==> flow/design.v <==
`timescale 1ns/1ps
module axi_fifo #(
    parameter WIDTH     = 32,
    parameter DEPTH     = 16,
    parameter PTR_WIDTH = 4    
)(
    input  logic             clk,
    input  logic             resetn, 
    input  logic             push,
    input  logic [WIDTH-1:0] fifo_wdata,
    input  logic             pop,
    output wire  [WIDTH-1:0] fifo_rdata,
    output wire              fifo_full,
    output wire              fifo_empty
);
logic [WIDTH-1:0]   mem [DEPTH-1:0];
logic [PTR_WIDTH:0] wptr;
logic [PTR_WIDTH:0] rptr;
wire [PTR_WIDTH:0] fill_level;
wire               wrap;
always @(posedge clk) begin
    if (push && (!fifo_full)) begin
        mem[wptr[PTR_WIDTH-1:0]] <= fifo_wdata;
    end
end
always @(posedge clk or negedge resetn) begin
    if (!resetn) begin
        wptr <= {PTR_WIDTH+1{1'b0}};
    end else if (push && (!fifo_full)) begin
        wptr <= wptr + {{(PTR_WIDTH){1'b0}}, 1'b1};
    end
end
always @(posedge clk or negedge resetn) begin
    if (!resetn) begin
        rptr <= {PTR_WIDTH+1{1'b0}};
    end else if (pop && (!fifo_empty)) begin
        rptr <= rptr + {{(PTR_WIDTH){1'b0}}, 1'b1};
    end
end
assign wrap = wptr[PTR_WIDTH] ^ rptr[PTR_WIDTH];
assign fill_level = {wrap, wptr[PTR_WIDTH-1:0]} - {1'b0, rptr[PTR_WIDTH-1:0]};
assign fifo_full = (fill_level == DEPTH);
assign fifo_empty = (fill_level == {PTR_WIDTH+1{1'b0}});
assign fifo_rdata = mem[rptr[PTR_WIDTH-1:0]];
endmodule
`timescale 1ns/1ps
module axi4_dut 
   (
    input wire ACLK,
    input wire ARESETn,
    input wire [4-1:0] MEM_AWID,
    input wire [32-1:0] MEM_AWADDR,
    input wire [8-1:0] MEM_AWLEN,
    input wire [3-1:0] MEM_AWSIZE,
    input wire [2-1:0] MEM_AWBURST,
    input wire [1-1:0] MEM_AWLOCK,
    input wire [4-1:0] MEM_AWCACHE,
    input wire [3-1:0] MEM_AWPROT,
    input wire [4-1:0] MEM_AWQOS,
    input wire MEM_AWVALID,
    output wire MEM_AWREADY,
    input wire [32-1:0] MEM_WDATA,
    input wire [(32/8)-1:0] MEM_WSTRB,
    input wire MEM_WLAST,
    input wire MEM_WVALID,
    output wire MEM_WREADY,
    output wire [4-1:0] MEM_BID,
    output wire [2-1:0] MEM_BRESP,
    output wire MEM_BVALID,
    input wire MEM_BREADY,
    input wire [4-1:0] MEM_ARID,
    input wire [32-1:0] MEM_ARADDR,
    input wire [8-1:0] MEM_ARLEN,
    input wire [3-1:0] MEM_ARSIZE,
    input wire [2-1:0] MEM_ARBURST,
    input wire [1-1:0] MEM_ARLOCK,
    input wire [4-1:0] MEM_ARCACHE,
    input wire [3-1:0] MEM_ARPROT,
    input wire [4-1:0] MEM_ARQOS,
    input wire MEM_ARVALID,
    output wire MEM_ARREADY,
    output wire [4-1:0] MEM_RID,
    output wire [32-1:0] MEM_RDATA,
    output wire [2-1:0] MEM_RRESP,
    output wire MEM_RLAST,
    output wire MEM_RVALID,
    input wire MEM_RREADY
);
reg [32-1:0] reg_bank [0:32-1];
wire	aw_push;
wire	aw_pop;
wire	w_push;
wire	w_pop;
wire	ar_push;
wire	ar_pop;
wire	r_push;
wire	r_pop;
wire	b_push;
wire	b_pop;
wire	aw_fifo_full;
wire	aw_fifo_empty;
wire	w_fifo_full;
wire	w_fifo_empty;
wire	ar_fifo_full;
wire	ar_fifo_empty;
wire	r_fifo_full;
wire	r_fifo_empty;
wire	b_fifo_full;
wire	b_fifo_empty;
wire [(32 + 8 + 3 + 2 + 4 + 3 + 1 + 4 +  4 + 7  )-1:0] aw_fifo_wdata;
wire [(32 + 8 + 3 + 2 + 4 + 3 + 1 + 4 +  4 + 7  )-1:0] aw_fifo_rdata;
wire [( 32 + 8 + 3 + 2 + 4 + 3 +1 +4 +4 + 7 )-1:0] ar_fifo_wdata;
wire [( 32 + 8 + 3 + 2 + 4 + 3 +1 +4 +4 + 7 )-1:0] ar_fifo_rdata;
wire [(1 + (32/8) + 32 )-1:0]  w_fifo_wdata;
wire [(1 + (32/8) + 32 )-1:0]  w_fifo_rdata;
wire [( 32 + 2 + 4 + 2 )-1:0]  r_fifo_rdata;
wire [(2 + 4 )-1:0]  b_fifo_wdata;
wire [(2 + 4 )-1:0]  b_fifo_rdata;
reg [( 32 + 2 + 4 + 2 )-1:0] r_fifo_wdata;
reg [2-1:0] bresp_int;  
axi_fifo #(
    .WIDTH((32 + 8 + 3 + 2 + 4 + 3 + 1 + 4 +  4 + 7  )),
    .DEPTH(16),
    .PTR_WIDTH(4)
) aw_fifo (
    .clk(ACLK),
    .resetn(ARESETn),
    .push(aw_push),
    .fifo_wdata(aw_fifo_wdata),
    .pop(aw_pop),
    .fifo_rdata(aw_fifo_rdata),
    .fifo_full(aw_fifo_full),
    .fifo_empty(aw_fifo_empty)
);
assign aw_push = MEM_AWVALID && MEM_AWREADY && !aw_fifo_full;
assign MEM_AWREADY = !aw_fifo_full;
assign aw_pop = !aw_fifo_empty && !w_fifo_empty && !b_fifo_full;
assign aw_fifo_wdata = {MEM_AWID, MEM_AWADDR, MEM_AWLEN, {{1'b0}, MEM_AWSIZE}, {{2'b00}, MEM_AWBURST}, MEM_AWCACHE, {{1'b0}, MEM_AWPROT}, {{3'b000}, MEM_AWLOCK}, MEM_AWQOS};  
axi_fifo #(
    .WIDTH((1 + (32/8) + 32 )),
    .DEPTH(16),
    .PTR_WIDTH(4)
) w_fifo (
    .clk(ACLK),
    .resetn(ARESETn),
    .push(w_push),
    .fifo_wdata(w_fifo_wdata),
    .pop(w_pop),
    .fifo_rdata(w_fifo_rdata),
    .fifo_full(w_fifo_full),
    .fifo_empty(w_fifo_empty)
);
assign w_push = MEM_WVALID && MEM_WREADY && !w_fifo_full;
assign MEM_WREADY = !w_fifo_full;
assign w_pop = !w_fifo_empty && aw_pop;
assign w_fifo_wdata = {MEM_WLAST, MEM_WSTRB, MEM_WDATA};
axi_fifo #(
    .WIDTH((2 + 4 )),
    .DEPTH(16),
    .PTR_WIDTH(4)
) b_fifo (
    .clk(ACLK),
    .resetn(ARESETn),
    .push(b_push),
    .fifo_wdata(b_fifo_wdata),
    .pop(b_pop),
    .fifo_rdata(b_fifo_rdata),
    .fifo_full(b_fifo_full),
    .fifo_empty(b_fifo_empty)
);
assign b_push = w_pop && !b_fifo_full && aw_pop;
assign b_pop = MEM_BREADY && MEM_BVALID;
assign MEM_BVALID = !b_fifo_empty;
assign MEM_BID = b_fifo_rdata[(2 + 4 )-1:(2 + 4 )-4];
assign MEM_BRESP = b_fifo_rdata[(2 + 4 )-4-1:0];
assign b_fifo_wdata = {aw_fifo_rdata[(32 + 8 + 3 + 2 + 4 + 3 + 1 + 4 +  4 + 7  )-1:(32 + 8 + 3 + 2 + 4 + 3 + 1 + 4 +  4 + 7  )-4], bresp_int};
axi_fifo #(
    .WIDTH(( 32 + 8 + 3 + 2 + 4 + 3 +1 +4 +4 + 7 )),
    .DEPTH(16),
    .PTR_WIDTH(4)
) ar_fifo (
    .clk(ACLK),
    .resetn(ARESETn),
    .push(ar_push),
    .fifo_wdata(ar_fifo_wdata),
    .pop(ar_pop),
    .fifo_rdata(ar_fifo_rdata),
    .fifo_full(ar_fifo_full),
    .fifo_empty(ar_fifo_empty)
);
assign ar_push = MEM_ARVALID && MEM_ARREADY && !ar_fifo_full;  
assign MEM_ARREADY = !ar_fifo_full;
assign ar_pop = !ar_fifo_empty && !r_fifo_full;
assign ar_fifo_wdata = {MEM_ARID, MEM_ARADDR, MEM_ARLEN, {{1'b0}, MEM_ARSIZE}, {{2'b00}, MEM_ARBURST}, MEM_ARCACHE, {{1'b0}, MEM_ARPROT}, {{3'b000}, MEM_ARLOCK}, MEM_ARQOS};
axi_fifo #(
    .WIDTH(( 32 + 2 + 4 + 2 )),
    .DEPTH(16),
    .PTR_WIDTH(4)
) r_fifo (
    .clk(ACLK),
    .resetn(ARESETn),
    .push(r_push),
    .fifo_wdata(r_fifo_wdata),
    .pop(r_pop),
    .fifo_rdata(r_fifo_rdata),
    .fifo_full(r_fifo_full),
    .fifo_empty(r_fifo_empty)
);
assign r_push = ar_pop && !r_fifo_full;
assign r_pop = MEM_RREADY && MEM_RVALID;
assign MEM_RVALID = !r_fifo_empty;
assign MEM_RID = r_fifo_rdata[( 32 + 2 + 4 + 2 )-1:2+2+32];
assign MEM_RDATA = r_fifo_rdata[32-1:0];
assign MEM_RRESP = r_fifo_rdata[2+2+32-1:32];
assign MEM_RLAST = 1'b1;
always @(posedge ACLK or negedge ARESETn) begin
    if (!ARESETn) begin
        integer i;
        for (i = 0; i < 32; i = i + 1) begin
            reg_bank[i] <= {32{1'b0}};
        end
    end else begin
        if (aw_pop && w_pop) begin
            if (aw_fifo_rdata[(32 + 8 + 3 + 2 + 4 + 3 + 1 + 4 +  4 + 7  )-5:32] >= 32'h00000000 && aw_fifo_rdata[(32 + 8 + 3 + 2 + 4 + 3 + 1 + 4 +  4 + 7  )-5:32] <= 32'h0000001F) begin
                reg_bank[aw_fifo_rdata[(32 + 8 + 3 + 2 + 4 + 3 + 1 + 4 +  4 + 7  )-5:32]] <= w_fifo_rdata[32-1:0];
            end
        end
    end
end
always @(*) begin
    bresp_int = 2'b00;
    if (aw_pop && w_pop) begin
        if (aw_fifo_rdata[(32 + 8 + 3 + 2 + 4 + 3 + 1 + 4 +  4 + 7  )-5:32] >= 32'h00000000 && aw_fifo_rdata[(32 + 8 + 3 + 2 + 4 + 3 + 1 + 4 +  4 + 7  )-5:32] <= 32'h0000001F) begin
            bresp_int = 2'b00;  
        end else begin
            bresp_int = 2'b11;  
        end
    end
end
always @(*) begin
    r_fifo_wdata = {( 32 + 2 + 4 + 2 ){1'b0}};
    if (!ARESETn) begin
        r_fifo_wdata = {( 32 + 2 + 4 + 2 ){1'b0}};
    end else begin
        if (ar_pop) begin
            if (ar_fifo_rdata[( 32 + 8 + 3 + 2 + 4 + 3 +1 +4 +4 + 7 )-5:32] >= 32'h00000000 && ar_fifo_rdata[( 32 + 8 + 3 + 2 + 4 + 3 +1 +4 +4 + 7 )-5:32] <= 32'h0000001F) begin
                r_fifo_wdata = {ar_fifo_rdata[( 32 + 8 + 3 + 2 + 4 + 3 +1 +4 +4 + 7 )-1:( 32 + 8 + 3 + 2 + 4 + 3 +1 +4 +4 + 7 )-4], {{2'b00}, 2'b00}, reg_bank[ar_fifo_rdata[( 32 + 8 + 3 + 2 + 4 + 3 +1 +4 +4 + 7 )-5:32]]};
            end else begin
                r_fifo_wdata = {ar_fifo_rdata[( 32 + 8 + 3 + 2 + 4 + 3 +1 +4 +4 + 7 )-1:( 32 + 8 + 3 + 2 + 4 + 3 +1 +4 +4 + 7 )-4], {{2'b00}, 2'b11}, {32{1'b0}}};  
            end
        end
    end
end
endmodule
==> Reports on axi4_dut <==
Tool output for the design above before and after an edit, in the order of the flow.
"before" refers to lines of the RTL above, "after" to lines of the edited file.
"delta": "after" minus "before" as printed here. "change_rel_pct": 100 x difference / "before".
Library cell names are shortened.
{ "inputs": {"top_module": "axi4_dut", "clk_port": "ACLK", "library": "sky130hd", "pvt_corner": "tt_025C_1v80"} }

==> The edit <==
Unified diff, file above to edited file.
This change comes from a script, not from a designer. The edited design behaves differently; no optimisation was intended.
begin of diff
@@ -231,5 +231,5 @@
     bresp_int = 2'b00;
     if (aw_pop && w_pop) begin
-        if (aw_fifo_rdata[(32 + 8 + 3 + 2 + 4 + 3 + 1 + 4 +  4 + 7  )-5:32] >= 32'h00000000 && aw_fifo_rdata[(32 + 8 + 3 + 2 + 4 + 3 + 1 + 4 +  4 + 7  )-5:32] <= 32'h0000001F) begin
+        if (aw_fifo_rdata[(32 + 8 + 3 + 2 + 4 + 3 + 1 + 4 +  4 + 7  )-5:32] >= 32'h00000000 && aw_fifo_rdata[(32 + 8 + 3 + 2 + 4 + 3 + 1 + 4 +  4 + 7  )-5:32] > 32'h0000001F) begin
             bresp_int = 2'b00;  
         end else begin
end of diff

==> Word-level counts <==
Yosys after proc, flatten, opt, wreduce and memory -nomap, before mapping. Enables and synchronous resets that opt folds into registers are not counted as muxes. Print and check cells are not counted. Equal cells are merged and count once.
Memory sizes are those after Yosys's memory passes, which may raise the word count (mostly to a power of two), join words into wider ones and drop unused or constant bits.
{ "bits": {"columns": ["item", "before", "after", "delta", "change_rel_pct"], "rows": [
  ["memories", 5, 5, 0, 0.00],
  ["regBits", 1074, 1074, 0, 0.00],
  ["input_bits", 166, 166, 0, 0.00],
  ["out_inout_bits", 50, 50, 0, 0.00],
  ["mem_bits_rw", 3504, 3504, 0, 0.00],
  ["elab_cells", 236, 238, 2, 0.85]
]} }
{ "op_classes": {"columns": ["item", "before", "after", "delta", "change_rel_pct"], "rows": [
  ["reduce_logical", 77, 78, 1, 1.30],
  ["eq_ne", 67, 67, 0, 0.00],
  ["n_mux", 21, 21, 0, 0.00],
  ["n_addsub", 15, 15, 0, 0.00],
  ["logic", 5, 5, 0, 0.00],
  ["n_cmp", 4, 5, 1, 25.00]
]} }
{ "memory_table": {"columns": ["item", "before", "after"], "rows": [
  ["memory_list", "ar_fifo.mem 16x68 r1 w1; aw_fifo.mem 16x68 r1 w1; r_fifo.mem 16x40 r1 w1; w_fifo.mem 16x37 r1 w1; b_fifo.mem 16x6 r1 w1", "ar_fifo.mem 16x68 r1 w1; aw_fifo.mem 16x68 r1 w1; r_fifo.mem 16x40 r1 w1; w_fifo.mem 16x37 r1 w1; b_fifo.mem 16x6 r1 w1"]
]} }
{ "op_table": {"columns": ["op", "before", "after", "delta", "change_rel_pct"], "rows": [
  ["1-bit logical AND", 28, 29, 1, 3.57],
  ["32-bit by 5-bit greater-than comparator with 1-bit output (second input constant)", 0, 1, 1, null]
]} }
Operator kinds equal on both sides are left out: 22.

==> Logic depth <==
Depth = most cells in a row (Yosys ltp): at word level without a register or memory, in the mapped netlist without a sequential cell, where the memories' decode and read muxes count.
{ "depth": {"columns": ["item", "before", "after", "delta", "change_rel_pct"], "rows": [
  ["depth_word", 11, 11, 0, 0.00],
  ["abc_area", "0", "0", null, null],
  ["mapped_depth", 15, 16, 1, 6.67],
  ["depth_no_buf", 10, 10, 0, 0.00]
]} }

==> After synthesis <==
Source: synth_stat.txt of the flow (Yosys; design flattened, memories mapped). It holds for the ABC_AREA given above (unset counts as 0); a run with the other value may have another netlist.
{ "synth_totals": {"columns": ["item", "before", "after", "delta", "change_rel_pct"], "rows": [
  ["yosys_area_um2", 133608.1, 134373.9, 765.8, 0.57],
  ["n_buf", 482, 499, 17, 3.53],
  ["ff_cells", 3410, 3410, 0, 0.00],
  ["seqArea_um2", 97023.1, 97023.1, 0.0, 0.00],
  ["cells", 7214, 7373, 159, 2.20]
]} }
{ "types": {"columns": ["cell_type", "before", "after", "delta", "change_rel_pct"], "rows": [
  ["nand3_1", 107, 344, 237, 221.50],
  ["mux2_2", 704, 930, 226, 32.10],
  ["mux2_1", 349, 127, -222, -63.61],
  ["buf_2", 133, 68, -65, -48.87],
  ["mux2i_1", 97, 42, -55, -56.70],
  ["a22oi_1", 141, 97, -44, -31.21],
  ["buf_6", 4, 45, 41, 1025.00],
  ["nand4_1", 86, 125, 39, 45.35],
  ["a221oi_1", 39, 5, -34, -87.18],
  ["a22o_1", 26, 60, 34, 130.77],
  ["nor4_1", 177, 210, 33, 18.64],
  ["o2111ai_1", 41, 9, -32, -78.05],
  ["a2111oi_0", 47, 18, -29, -61.70],
  ["nor2_1", 113, 141, 28, 24.78],
  ["nand2_1", 128, 155, 27, 21.09],
  ["o21ai_0", 56, 29, -27, -48.21],
  ["o221a_2", 24, 1, -23, -95.83],
  ["a21oi_1", 66, 45, -21, -31.82]
]} }
Cell types equal on both sides are left out: 14.
The list need not be complete.
By module: a second synthesis without flattening, with its own total; a netlist apart from the flattened one above.
{ "unflattened": {"columns": ["item", "before", "after", "delta", "change_rel_pct"], "rows": [
  ["cells_unflattened", 9222, 9388, 166, 1.80],
  ["area_unflattened_um2", 182471.3, 183364.6, 893.3, 0.49]
]} }
Each row is one instance without its submodules.
{ "modules_before": {"columns": ["mod", "n_cells", "mod_area_um2", "n_inst", "mod_seq_area_um2"], "rows": [
  ["axi_fifo", 1594, 41609.9, 2, 32921.6],
  ["axi4_dut", 3681, 46652.2, 1, 25624.6],
  ["axi_fifo", 1192, 25072.8, 1, 19468.7],
  ["axi_fifo", 908, 23034.6, 1, 18027.3],
  ["axi_fifo", 253, 4491.8, 1, 3133.0]
]} }
{ "modules_after": {"columns": ["mod", "n_cells", "mod_area_um2", "n_inst", "mod_seq_area_um2"], "rows": [
  ["axi_fifo", 1594, 41609.9, 2, 32921.6],
  ["axi4_dut", 3645, 47310.4, 1, 25624.6],
  ["axi_fifo", 1192, 25072.8, 1, 19468.7],
  ["axi_fifo", 1110, 23269.8, 1, 18027.3],
  ["axi_fifo", 253, 4491.8, 1, 3133.0]
]} }

==> Path before layout <==
Path of least setup slack by OpenSTA after synthesis, without wires, with an ideal clock, recovery checks aside; 20% of the period is set as input and as output delay. Where synthesis merged equal registers, the netlist keeps one of their names.
{ "synth_path": {"columns": ["item", "before", "after", "delta", "change_rel_pct"], "rows": [
  ["kind", "flip-flop to flip-flop", "flip-flop to flip-flop", null, null],
  ["from", "register ar_fifo.rptr[2]", "register r_fifo.rptr[3]", null, null],
  ["to", "memory r_fifo.mem[3][0]", "memory r_fifo.mem[0][0]", null, null],
  ["clock_period_ns", 10.0, 10.0, 0.0, 0.00],
  ["delay_ns", 6.268, 6.061, -0.207, -3.30],
  ["arrival_time_ns", 5.791, 5.584, -0.207, -3.57],
  ["t_required_ns", 9.523, 9.523, 0.000, 0.00],
  ["slack_ns", 3.732, 3.939, 0.207, null],
  ["driving_pins", 15, 13, -2, -13.33],
  ["setup_time_ns", 0.477, 0.477, 0.000, null],
  ["period_less_setup_slack_ns", 6.268, 6.061, -0.207, -3.30]
]} }
"delay_ns" is the arrival time less input delay plus setup time.
"driving_pins" counts driving pins, that of a launching flip-flop among them; a cell with two outputs on the path counts twice.
"period_less_setup_slack_ns" is the clock period less the worst setup slack; recovery checks do not enter. This is arithmetic on one report: input and output delays are still those of the set period (20% each).
Between the ends stands the longest chain of elaborated cells between them, by number of cells; it is not shown to be the way that was timed. Of several equally long chains one is given.
Each line given opens the expression or statement behind the cell; cells for indexed reads and writes are added by Yosys, which also makes memories of some case tables.
before: The path ends at the enable pin of a flip-flop; only ways to that pin are counted.
{ "synth_between_before": {"path_cell_list": "dfrtp_1 -> buf_2 -> clkbuf_1 -> clkbuf_1 -> buf_1 -> clkinv_1 -> ha_1 -> o21ai_0 -> a21bo_2 -> a22oi_1 -> nor2_1 -> a22oi_1 -> clkbuf_1 -> nand2_1 -> nor3_1", "elab_chain_len": 7, "cells_between": 8, "cone_classes": "1 x add/sub; 2 x mux; 5 x reduce/logical"} }
{ "synth_rtl_before": {"columns": ["item", "line", "source"], "rows": [
  ["start: declaration", 18, "logic [PTR_WIDTH:0] rptr;"],
  ["start: assignment", 35, "rptr <= {PTR_WIDTH+1{1'b0}};"],
  ["start: assignment", 37, "rptr <= rptr + {{(PTR_WIDTH){1'b0}}, 1'b1};"],
  ["5-bit by 4-bit subtractor with 5-bit output", 41, "assign fill_level = {wrap, wptr[PTR_WIDTH-1:0]} - {1'b0, rptr[PTR_WIDTH-1:0]};"],
  ["5-bit logical NOT", 43, "assign fifo_empty = (fill_level == {PTR_WIDTH+1{1'b0}});"],
  ["1-bit logical NOT", 193, "assign ar_pop = !ar_fifo_empty && !r_fifo_full;"],
  ["1-bit logical AND", 193, null],
  ["1-bit logical AND", 209, "assign r_push = ar_pop && !r_fifo_full;"],
  ["1-bit logical AND", 22, "if (push && (!fifo_full)) begin"],
  ["4-bit two-way mux", 22, null],
  ["end: declaration", 16, "logic [WIDTH-1:0]   mem [DEPTH-1:0];"]
]} }
after: The path ends at the enable pin of a flip-flop; only ways to that pin are counted.
{ "synth_between_after": {"path_cell_list": "dfrtp_1 -> inv_1 -> clkbuf_1 -> clkbuf_1 -> ha_1 -> xor2_1 -> nor3_1 -> o211ai_1 -> inv_1 -> a22oi_1 -> clkbuf_1 -> nand2_1 -> nor3_1", "elab_chain_len": 7, "cells_between": 8, "cone_classes": "1 x add/sub; 1 x eq/ne; 2 x mux; 4 x reduce/logical"} }
{ "synth_rtl_after": {"columns": ["item", "line", "source"], "rows": [
  ["start: declaration", 18, "logic [PTR_WIDTH:0] rptr;"],
  ["start: assignment", 35, "rptr <= {PTR_WIDTH+1{1'b0}};"],
  ["start: assignment", 37, "rptr <= rptr + {{(PTR_WIDTH){1'b0}}, 1'b1};"],
  ["5-bit by 4-bit subtractor with 5-bit output", 41, "assign fill_level = {wrap, wptr[PTR_WIDTH-1:0]} - {1'b0, rptr[PTR_WIDTH-1:0]};"],
  ["5-bit == test", 42, "assign fifo_full = (fill_level == DEPTH);"],
  ["1-bit logical NOT", 193, "assign ar_pop = !ar_fifo_empty && !r_fifo_full;"],
  ["1-bit logical AND", 193, null],
  ["1-bit logical AND", 209, "assign r_push = ar_pop && !r_fifo_full;"],
  ["1-bit logical AND", 22, "if (push && (!fifo_full)) begin"],
  ["4-bit two-way mux", 22, null],
  ["end: declaration", 16, "logic [WIDTH-1:0]   mem [DEPTH-1:0];"]
]} }

==> Timing after layout <==
Path of least setup slack in the final report of the runs of pair A (OpenROAD, finished layout, wires in). Where an end is a register, its clock arrival counts in the times.
{ "layout_path": {"columns": ["item", "before", "after", "delta", "change_rel_pct"], "rows": [
  ["kind", "flip-flop to output port", "flip-flop to flip-flop", null, null],
  ["from", "register r_fifo.rptr[0]", "register ar_fifo.rptr[0]", null, null],
  ["to", "output MEM_RDATA[11]", "memory r_fifo.mem[12][18]", null, null],
  ["slack_ns", 3.16, 3.27, 0.11, null],
  ["t_required_ns", 8.00, 10.57, 2.57, 32.12],
  ["setup_time_ns", null, 0.35, null, null],
  ["clock_period_ns", 10.0, 10.0, 0.0, 0.00],
  ["driving_pins", 6, 13, 7, 116.67],
  ["arrival_time_ns", 4.84, 7.30, 2.46, 50.83],
  ["output_delay_ns", 2.00, null, null, null]
]} }
Between the ends stands the longest chain of elaborated cells between them, by number of cells; it is not shown to be the way that was timed. Of several equally long chains one is given.
The chain passes a memory read, where the word-level depth is cut; so it can be longer than that depth.
{ "layout_between_before": {"path_cell_list": "dfrtp_4 -> buf_12 -> buf_4 -> mux4_2 -> mux4_2 -> clkdlybuf4s50_1", "elab_chain_len": 1, "cells_between": 1, "cone_lines": 1, "cone_classes": "1 x memory"} }
{ "layout_rtl_before": {"columns": ["item", "line", "source"], "rows": [
  ["start: declaration", 18, "logic [PTR_WIDTH:0] rptr;"],
  ["start: assignment", 35, "rptr <= {PTR_WIDTH+1{1'b0}};"],
  ["start: assignment", 37, "rptr <= rptr + {{(PTR_WIDTH){1'b0}}, 1'b1};"],
  ["memory 16 x 40 bit", 16, "logic [WIDTH-1:0]   mem [DEPTH-1:0];"],
  ["end: declaration", 83, "output wire [32-1:0] MEM_RDATA,"]
]} }
after: Ways into the end's enable are left out, as the timed path ends at the data pin.
{ "layout_between_after": {"path_cell_list": "dfrtp_4 -> buf_4 -> mux4_2 -> nand3_1 -> nand4_1 -> buf_4 -> nor3_2 -> buf_4 -> and2_0 -> buf_4 -> a22oi_1 -> and4_1 -> a311oi_2", "elab_chain_len": 7, "cells_between": 47, "cone_classes": "1 x add/sub; 2 x compare; 31 x eq/ne; 5 x mux; 7 x reduce/logical; 1 x memory"} }
{ "layout_rtl_after": {"columns": ["item", "line", "source"], "rows": [
  ["start: declaration", 18, "logic [PTR_WIDTH:0] rptr;"],
  ["start: assignment", 35, "rptr <= {PTR_WIDTH+1{1'b0}};"],
  ["start: assignment", 37, "rptr <= rptr + {{(PTR_WIDTH){1'b0}}, 1'b1};"],
  ["memory 16 x 68 bit", 16, "logic [WIDTH-1:0]   mem [DEPTH-1:0];"],
  ["32-bit by 1-bit greater-or-equal comparator with 1-bit output", 246, "if (ar_fifo_rdata[( 32 + 8 + 3 + 2 + 4 + 3 +1 +4 +4 + 7 )-5:32] >= 32'h00000000 && ar_fifo_rdata[( 32 + 8 + 3 ..."],
  ["1-bit logical AND", 246, null],
  ["34-bit two-way mux", 246, null],
  ["40-bit two-way mux", 245, "if (ar_pop) begin"],
  ["40-bit two-way mux", 242, "if (!ARESETn) begin"],
  ["40-bit two-way mux", 22, "if (push && (!fifo_full)) begin"],
  ["end: declaration", 16, null]
]} }

==> Layout results <==
Both versions went through the flow (Yosys, OpenROAD) with the same settings in each pair. Constraints: input delay and output delay 20% of the set period each, output load 0.01 pF.
{ "flow_settings_pair_A": {"CORE_UTILIZATION": 40, "PLACE_DENSITY": 0.6, "period_ns": 10.0, "CAP_MARGIN": 20, "CORE_MARGIN": 2, "SLEW_MARGIN": 20} }
{ "results_pair_A": {"columns": ["item", "before", "after", "delta", "change_rel_pct"], "rows": [
  ["design.die.area_um2", 338660.0, 340589.0, 1929.0, 0.57],
  ["final_hold_ws_ns", 0.483, 0.484, 0.001, null],
  ["worstSetupSlack_ns", 3.160, 3.273, 0.113, null],
  ["cell_area_final_um2", 153392.0, 153930.0, 538.0, 0.35],
  ["totalPower_w", 0.046355, 0.050904, 0.004549, 9.81],
  ["synth_area_um2", 133608.1, 134373.9, 765.8, 0.57]
]} }
{ "flow_settings_pair_B": {"CORE_ASPECT_RATIO": 0.67, "CORE_UTILIZATION": 21, "GPL_ROUTABILITY_DRIVEN": 1, "PLACE_DENSITY_LB_ADDON": 0.23, "SETUP_SLACK_MARGIN": -0.49, "TNS_END_PERCENT": 80, "period_ns": 4.86, "CAP_MARGIN": 20, "CORE_MARGIN": 2, "SLEW_MARGIN": 20} }
{ "results_pair_B": {"columns": ["item", "before", "after", "delta", "change_rel_pct"], "rows": [
  ["design.die.area_um2", 642752.0, 646420.0, 3668.0, 0.57],
  ["final_hold_ws_ns", 0.482, 0.484, 0.002, null],
  ["worstSetupSlack_ns", -0.135, -0.267, -0.132, null],
  ["cell_area_final_um2", 161786.0, 161834.0, 48.0, 0.03],
  ["totalPower_w", 0.100169, 0.10947, 0.009301, 9.29],
  ["synth_area_um2", 133608.1, 134373.9, 765.8, 0.57]
]} }
"totalPower_w" is the tool's figure for a default switching activity; nothing was simulated.
